==> flow/design.v <==
`timescale 1ns / 1ps
module div_iter (
  input div_clk,
  input resetn,
  input div,
  input div_signed,
  input [31:0] x,
  input [31:0] y,
  output [31:0]s,
  output [31:0] r,
  output reg complete
  );
  wire s_sign;
  wire r_sign;
  wire [31:0] x_abs;
  wire [31:0] y_abs;
  assign s_sign = div_signed ? (x[31] ^ y[31]) : 1'b0;
  assign r_sign = div_signed ? x[31] : 1'b0;
  assign x_abs  = div_signed ? (x[31] ? ~x + 32'd1 : x) : x;
  assign y_abs  = div_signed ? (y[31] ? ~y + 32'd1 : y) : y;
  wire [63:0] op_x_tmp;
  wire [32:0] op_x_high;
  wire        op_x_update;
  wire [32:0] sub_res;
  wire [31:0] r_tmp;
  wire [31:0] s_tmp1;
  reg  [63:0] op_x;
  reg  [32:0] op_y;
  reg  [5:0]  count;
  reg  [31:0] s_tmp;
  always @ ( posedge div_clk )
  begin
    if(!resetn)
    begin
      complete <= 1'b0;
      count    <= 6'd0;
      s_tmp    <= 32'd0;
    end
    else if(div&&!complete)
    begin
      if(count == 6'd0)
      begin
        op_x <= {32'd0,x_abs};
        op_y <= {1'b0,y_abs};
      end
      else if(op_x_update)
      begin
        op_x <= {sub_res,op_x_tmp[30:0]};
      end
      else if(!op_x_update)
        op_x <= op_x_tmp;
      count <= count == 6'd32 ? 6'd0 : count + 6'd1;
      complete <= count == 6'd32 ? 1'b1 : complete;
      s_tmp <= {s_tmp1[31:1],op_x_update};
    end
    else if(complete)
      complete <= 1'b0;
  end
assign s_tmp1 = (count == 6'd0) ? s_tmp : s_tmp << 1;
assign op_x_tmp = (count == 6'd0 || count == 6'd1) ? op_x : op_x << 1;
assign op_x_high = op_x_tmp[63:31];
assign sub_res = op_x_high + ~op_y + 1;
assign op_x_update = ~sub_res[32];
assign r_tmp = complete ? op_x[62:31] : 32'd0;
assign s = div_signed ? (s_sign ? ~s_tmp + 32'd1 : s_tmp) : s_tmp;
assign r = div_signed ? (r_sign ? ~r_tmp + 32'd1 : r_tmp) : r_tmp;
endmodule  
# [From RTL to reports: div_iter]
# The steps from the RTL of div_iter to its reports follow in flow order.
# Line numbers count from 1 in the design file above.
# Operators: Yosys type, input widths -> output width; for muxes data width and select width s.
# The mark n/a stands for no value.
[inputs] top_module="div_iter" clk_port="div_clk" library="sky130hd" pvt_corner="tt_025C_1v80"

# [Elaborated design]
# Yosys after proc, flatten, opt, wreduce and memory -nomap, before mapping. Memory bits, and registers merged into a memory's read port (data or address), are not among the register bits. Print and check cells are not counted. Equal cells are merged and count once.
[classes] addsub=7 n_eq=3 mux=17 n_logic=8 reduce_logical=8
[ops] op="$mux 32" count=10
[ops] op="$add 32x1->32 const B" count=4
[ops] op="$not 32->32" count=4
[ops] op="$mux 64" count=1
[ops] op="$mux 63" count=1
[ops] op="$not 32->33" count=1
[ops] op="$add 33x1->33 const B" count=1
[ops] op="$add 33x33->33" count=1
[ops] op="$add 6x1->6 const B" count=1
[ops] op="$eq 6x1->1 const B" count=1
[ops] op="$eq 6x6->1 const B" count=1
[ops] op="$logic_not 6->1" count=1
[ops] op="$mux 6" count=1
[ops] op="$reduce_and 2->1" count=2
[ops] op="$mux 1" count=4
[ops] op="$reduce_and 3->1" count=1
[ops] op="$not 1->1" count=2
[ops] op="$ne 2x1->1 const B" count=1
[ops] op="$reduce_or 2->1" count=1
[ops] op="$xor 1x1->1" count=1
[ops] op="$logic_and 1x1->1" count=1
[ops] op="$logic_or 1x1->1" count=1
[ops] op="$logic_not 1->1" count=1
[bits] regBits=135 output_inout_bits=65 word_cells=51

# [Logic depth]
# Yosys ltp: most cells in a row. Word level: on the elaborated netlist, between registers, memories and ports. Mapped: between sequential cells and ports; inverters and the memories' decode and read muxes count.
[depth] ltp_word=7 ABC_AREA=0 ltp_mapped=20 ltp_nobuf=16

# [Mapped cells and area]
# Yosys stat after the flow's synthesis: flattened, memories mapped to cells. It holds for the ABC_AREA given above (unset counts as 0); a run with the other value may have another netlist.
[by_type] cell_type="sky130_fd_sc_hd__edfxtp_1" count=96 area_total_um2=2.88E+03
[by_type] cell_type="sky130_fd_sc_hd__dfxtp_1" count=39 area_total_um2=780.749
[by_type] cell_type="sky130_fd_sc_hd__nand2_1" count=173 area_total_um2=649.373
[by_type] cell_type="sky130_fd_sc_hd__xnor2_1" count=70 area_total_um2=613.088
[by_type] cell_type="sky130_fd_sc_hd__xor2_1" count=65 area_total_um2=569.296
[by_type] cell_type="sky130_fd_sc_hd__a21oi_1" count=103 area_total_um2=515.494
[by_type] cell_type="sky130_fd_sc_hd__ha_1" count=39 area_total_um2=487.968
[by_type] cell_type="sky130_fd_sc_hd__nor2_1" count=115 area_total_um2=431.664
[by_type] cell_type="sky130_fd_sc_hd__o21ai_0" count=78 area_total_um2=390.374
[by_type] cell_type="sky130_fd_sc_hd__mux2_2" count=32 area_total_um2=360.346
[by_type] cell_type="sky130_fd_sc_hd__a21boi_0" count=32 area_total_um2=240.23
[by_type] cell_type="sky130_fd_sc_hd__inv_1" count=55 area_total_um2=206.448
[by_type] cell_type="sky130_fd_sc_hd__clkbuf_1" count=54 area_total_um2=202.694
[by_type] cell_type="sky130_fd_sc_hd__o31ai_1" count=25 area_total_um2=187.68
[by_type] cell_type="sky130_fd_sc_hd__nand3_1" count=35 area_total_um2=175.168
[by_type] cell_type="sky130_fd_sc_hd__mux2i_1" count=16 area_total_um2=160.154
[by_type] cell_type="sky130_fd_sc_hd__o41ai_1" count=14 area_total_um2=122.618
[by_type] cell_type="sky130_fd_sc_hd__nor4_1" count=19 area_total_um2=118.864
# Not listed: further types 42, cells in them 176.
[mapped] mapped_cells=1236 yosys_area_um2=10334.9 seq_area_um2=3663.5 ff_cells=135 buffers=62

# [Worst setup path after synthesis]
# Path of least setup slack by OpenSTA after synthesis, without wires, with an ideal clock, recovery checks aside; 20% of the period is set as input and as output delay. Where synthesis merged equal registers, the netlist keeps one of their names.
[synth_timing] path_type="register to register" startpoint="reg count[0]" endpoint="reg op_x[40]" tclk_ns=5.0 setup_ns=0.266 arrival_time_ns=4.297 t_required_ns=4.734 path_slack_ns=0.437 path_delay_ns=4.563 stages=19 path_buffers=4 synth_period_reached_ns=4.563
# "path_delay_ns" is the arrival time less input delay plus setup time.
# "stages" counts driving pins, that of a launching flip-flop among them; a cell with two outputs on the path counts twice.
# "synth_period_reached_ns" is the clock period less the worst setup slack; recovery checks do not enter. This is arithmetic on one report: input and output delays are still those of the set period (20% each).
# The rows between start and end are the longest chain of elaborated cells between them; the timing report does not say that the signal goes this way. Where chains are equally long, one stands for them.
# Each line given opens the expression or statement behind the cell; cells for indexed reads and writes are added by Yosys, which also makes memories of some case tables.
# At most two assigning lines are given for a register; there are more.
[synth_via] cell_sequence="sky130_fd_sc_hd__dfxtp_1 -> sky130_fd_sc_hd__inv_1 -> sky130_fd_sc_hd__ha_1 -> sky130_fd_sc_hd__nand3b_1 -> sky130_fd_sc_hd__and2_1 -> sky130_fd_sc_hd__buf_2 -> sky130_fd_sc_hd__clkbuf_1 -> sky130_fd_sc_hd__mux2_2 -> sky130_fd_sc_hd__ha_1 -> sky130_fd_sc_hd__clkbuf_1 -> sky130_fd_sc_hd__nand2_1 -> sky130_fd_sc_hd__or4_1 -> sky130_fd_sc_hd__a211oi_1 -> sky130_fd_sc_hd__o21ai_1 -> sky130_fd_sc_hd__mux2i_4 -> sky130_fd_sc_hd__nor2_2 -> sky130_fd_sc_hd__buf_2 -> sky130_fd_sc_hd__mux2i_1 -> sky130_fd_sc_hd__nor2_1" elab_chain_cells=6 cells_between=7 cone_classes="add/sub: 2; eq/ne: 1; mux: 2; reduce/logical: 2"
[synth_rtl] element="start, declared" line_no=29 source="reg  [5:0]  count;"
[synth_rtl] element="start, assigned" line_no=36 source="count    <= 6'd0;"
[synth_rtl] element="start, assigned" line_no=52 source="count <= count == 6'd32 ? 6'd0 : count + 6'd1;"
[synth_rtl] element="$logic_not 6->1" line_no=60 source="assign op_x_tmp = (count == 6'd0 || count == 6'd1) ? op_x : op_x << 1;"
[synth_rtl] element="$logic_or 1x1->1" line_no=60
[synth_rtl] element="$mux 64" line_no=60
[synth_rtl] element="$add 33x33->33" line_no=62 source="assign sub_res = op_x_high + ~op_y + 1;"
[synth_rtl] element="$add 33x1->33" line_no=62
[synth_rtl] element="$mux 63" line_no=46 source="else if(op_x_update)"
[synth_rtl] element="end, assigned" line_no=43 source="op_x <= {32'd0,x_abs};"
[synth_rtl] element="end, assigned" line_no=48 source="op_x <= {sub_res,op_x_tmp[30:0]};"
[synth_rtl] element="end, declared" line_no=27 source="reg  [63:0] op_x;"

# [Timing after layout]
# From the final timing report of record 2: the path of least setup slack in the routed layout; clock arrival at registers is part of the times.
[layout_timing] path_type="register to register" startpoint="reg count[0]" endpoint="reg op_x[60]" tclk_ns=5.0 setup_ns=0.25 arrival_time_ns=4.80 t_required_ns=5.17 path_slack_ns=0.37 stages=17 path_buffers=1
# The rows between start and end are the longest chain of elaborated cells between them; the timing report does not say that the signal goes this way. Where chains are equally long, one stands for them.
# At most two assigning lines are given for a register; there are more.
[layout_via] cell_sequence="sky130_fd_sc_hd__dfxtp_1 -> sky130_fd_sc_hd__inv_1 -> sky130_fd_sc_hd__ha_1 -> sky130_fd_sc_hd__nand3b_1 -> sky130_fd_sc_hd__and2_4 -> sky130_fd_sc_hd__buf_4 -> sky130_fd_sc_hd__mux2_2 -> sky130_fd_sc_hd__ha_1 -> sky130_fd_sc_hd__o211ai_1 -> sky130_fd_sc_hd__a21o_1 -> sky130_fd_sc_hd__a31o_2 -> sky130_fd_sc_hd__a2111oi_0 -> sky130_fd_sc_hd__o21a_1 -> sky130_fd_sc_hd__a31o_2 -> sky130_fd_sc_hd__a21oi_1 -> sky130_fd_sc_hd__xnor2_1 -> sky130_fd_sc_hd__o2bb2ai_1" elab_chain_cells=6 cells_between=7 cone_classes="add/sub: 2; eq/ne: 1; mux: 2; reduce/logical: 2"
[layout_rtl] element="start, declared" line_no=29 source="reg  [5:0]  count;"
[layout_rtl] element="start, assigned" line_no=36 source="count    <= 6'd0;"
[layout_rtl] element="start, assigned" line_no=52 source="count <= count == 6'd32 ? 6'd0 : count + 6'd1;"
[layout_rtl] element="$logic_not 6->1" line_no=60 source="assign op_x_tmp = (count == 6'd0 || count == 6'd1) ? op_x : op_x << 1;"
[layout_rtl] element="$logic_or 1x1->1" line_no=60
[layout_rtl] element="$mux 64" line_no=60
[layout_rtl] element="$add 33x33->33" line_no=62 source="assign sub_res = op_x_high + ~op_y + 1;"
[layout_rtl] element="$add 33x1->33" line_no=62
[layout_rtl] element="$mux 63" line_no=46 source="else if(op_x_update)"
[layout_rtl] element="end, assigned" line_no=43 source="op_x <= {32'd0,x_abs};"
[layout_rtl] element="end, assigned" line_no=48 source="op_x <= {sub_res,op_x_tmp[30:0]};"
[layout_rtl] element="end, declared" line_no=27 source="reg  [63:0] op_x;"

Top module div_iter; platform sky130hd; tools Yosys and OpenROAD; 3 stored runs in no particular order. Input and output delays are each 20% of the period that was set; the output load is 0.01 pF.
"achieved clock period" is the run's clock period less its worst setup slack. It is reckoned from that one timing run; input and output delays stay at 20% of the period that was set.
"worst setup path time" means the part of the period allowed to the worst setup path (the constraints hold back 20% at inputs and 20% at outputs) less its slack; where the path has registers, the arrival times of their clocks count too.
By "power" is meant OpenSTA's value without simulated activity: inputs other than the clock are taken to toggle once in ten clock periods, and the tool carries that through the logic.
[record 1] settings: ABC_AREA=0, CELL_PAD_IN_SITES_DETAIL_PLACEMENT=2, CELL_PAD_IN_SITES_GLOBAL_PLACEMENT=1, CORE_ASPECT_RATIO=0.5, CORE_UTILIZATION=48, CTS_CLUSTER_DIAMETER=122, CTS_CLUSTER_SIZE=45, GPL_ROUTABILITY_DRIVEN=1, GPL_TIMING_DRIVEN=1, MAX_ROUTING_LAYER=met5, MIN_ROUTING_LAYER=met1, PLACE_DENSITY=0.4, SETUP_SLACK_MARGIN=1.2, SLEW_MARGIN=25, TNS_END_PERCENT=30, period_ns=7.6, CAP_MARGIN=20, CORE_MARGIN=2
[record 1] result: did not finish, placement stopped with DPL-0033
[record 2] settings: CORE_UTILIZATION=40, period_ns=5.0, CAP_MARGIN=20, CORE_MARGIN=2, SLEW_MARGIN=20
[record 2] result: chip area after synthesis (Yosys) 10334.9 um^2, die area 27139.3 um^2, standard-cell area of the final layout 12637.1 um^2, utilization 50.0%, worst setup slack after layout 0.373 ns, total negative slack 0.000 ns, worst hold slack 0.489 ns, power 3873 uW, achieved clock period 4.627 ns, worst setup path time 4.63 ns, worst setup path kind register to register
[record 3] settings: ABC_AREA=1, CELL_PAD_IN_SITES_GLOBAL_PLACEMENT=1, CORE_ASPECT_RATIO=0.5, CORE_UTILIZATION=48, CTS_CLUSTER_SIZE=45, GPL_ROUTABILITY_DRIVEN=1, GPL_TIMING_DRIVEN=1, MIN_ROUTING_LAYER=met2, PLACE_DENSITY=0.4, SETUP_SLACK_MARGIN=1.2, SLEW_MARGIN=30, TNS_END_PERCENT=30, period_ns=7.6, CAP_MARGIN=20, CORE_MARGIN=2
[record 3] result: chip area after synthesis (Yosys) 11673.7 um^2, die area 25659.9 um^2, standard-cell area of the final layout 13873.3 um^2, utilization 58.0%, worst setup slack after layout 1.465 ns, total negative slack 0.000 ns, worst hold slack 0.478 ns, power 2949 uW, achieved clock period 6.135 ns, worst setup path time 3.09 ns, worst setup path kind input to output
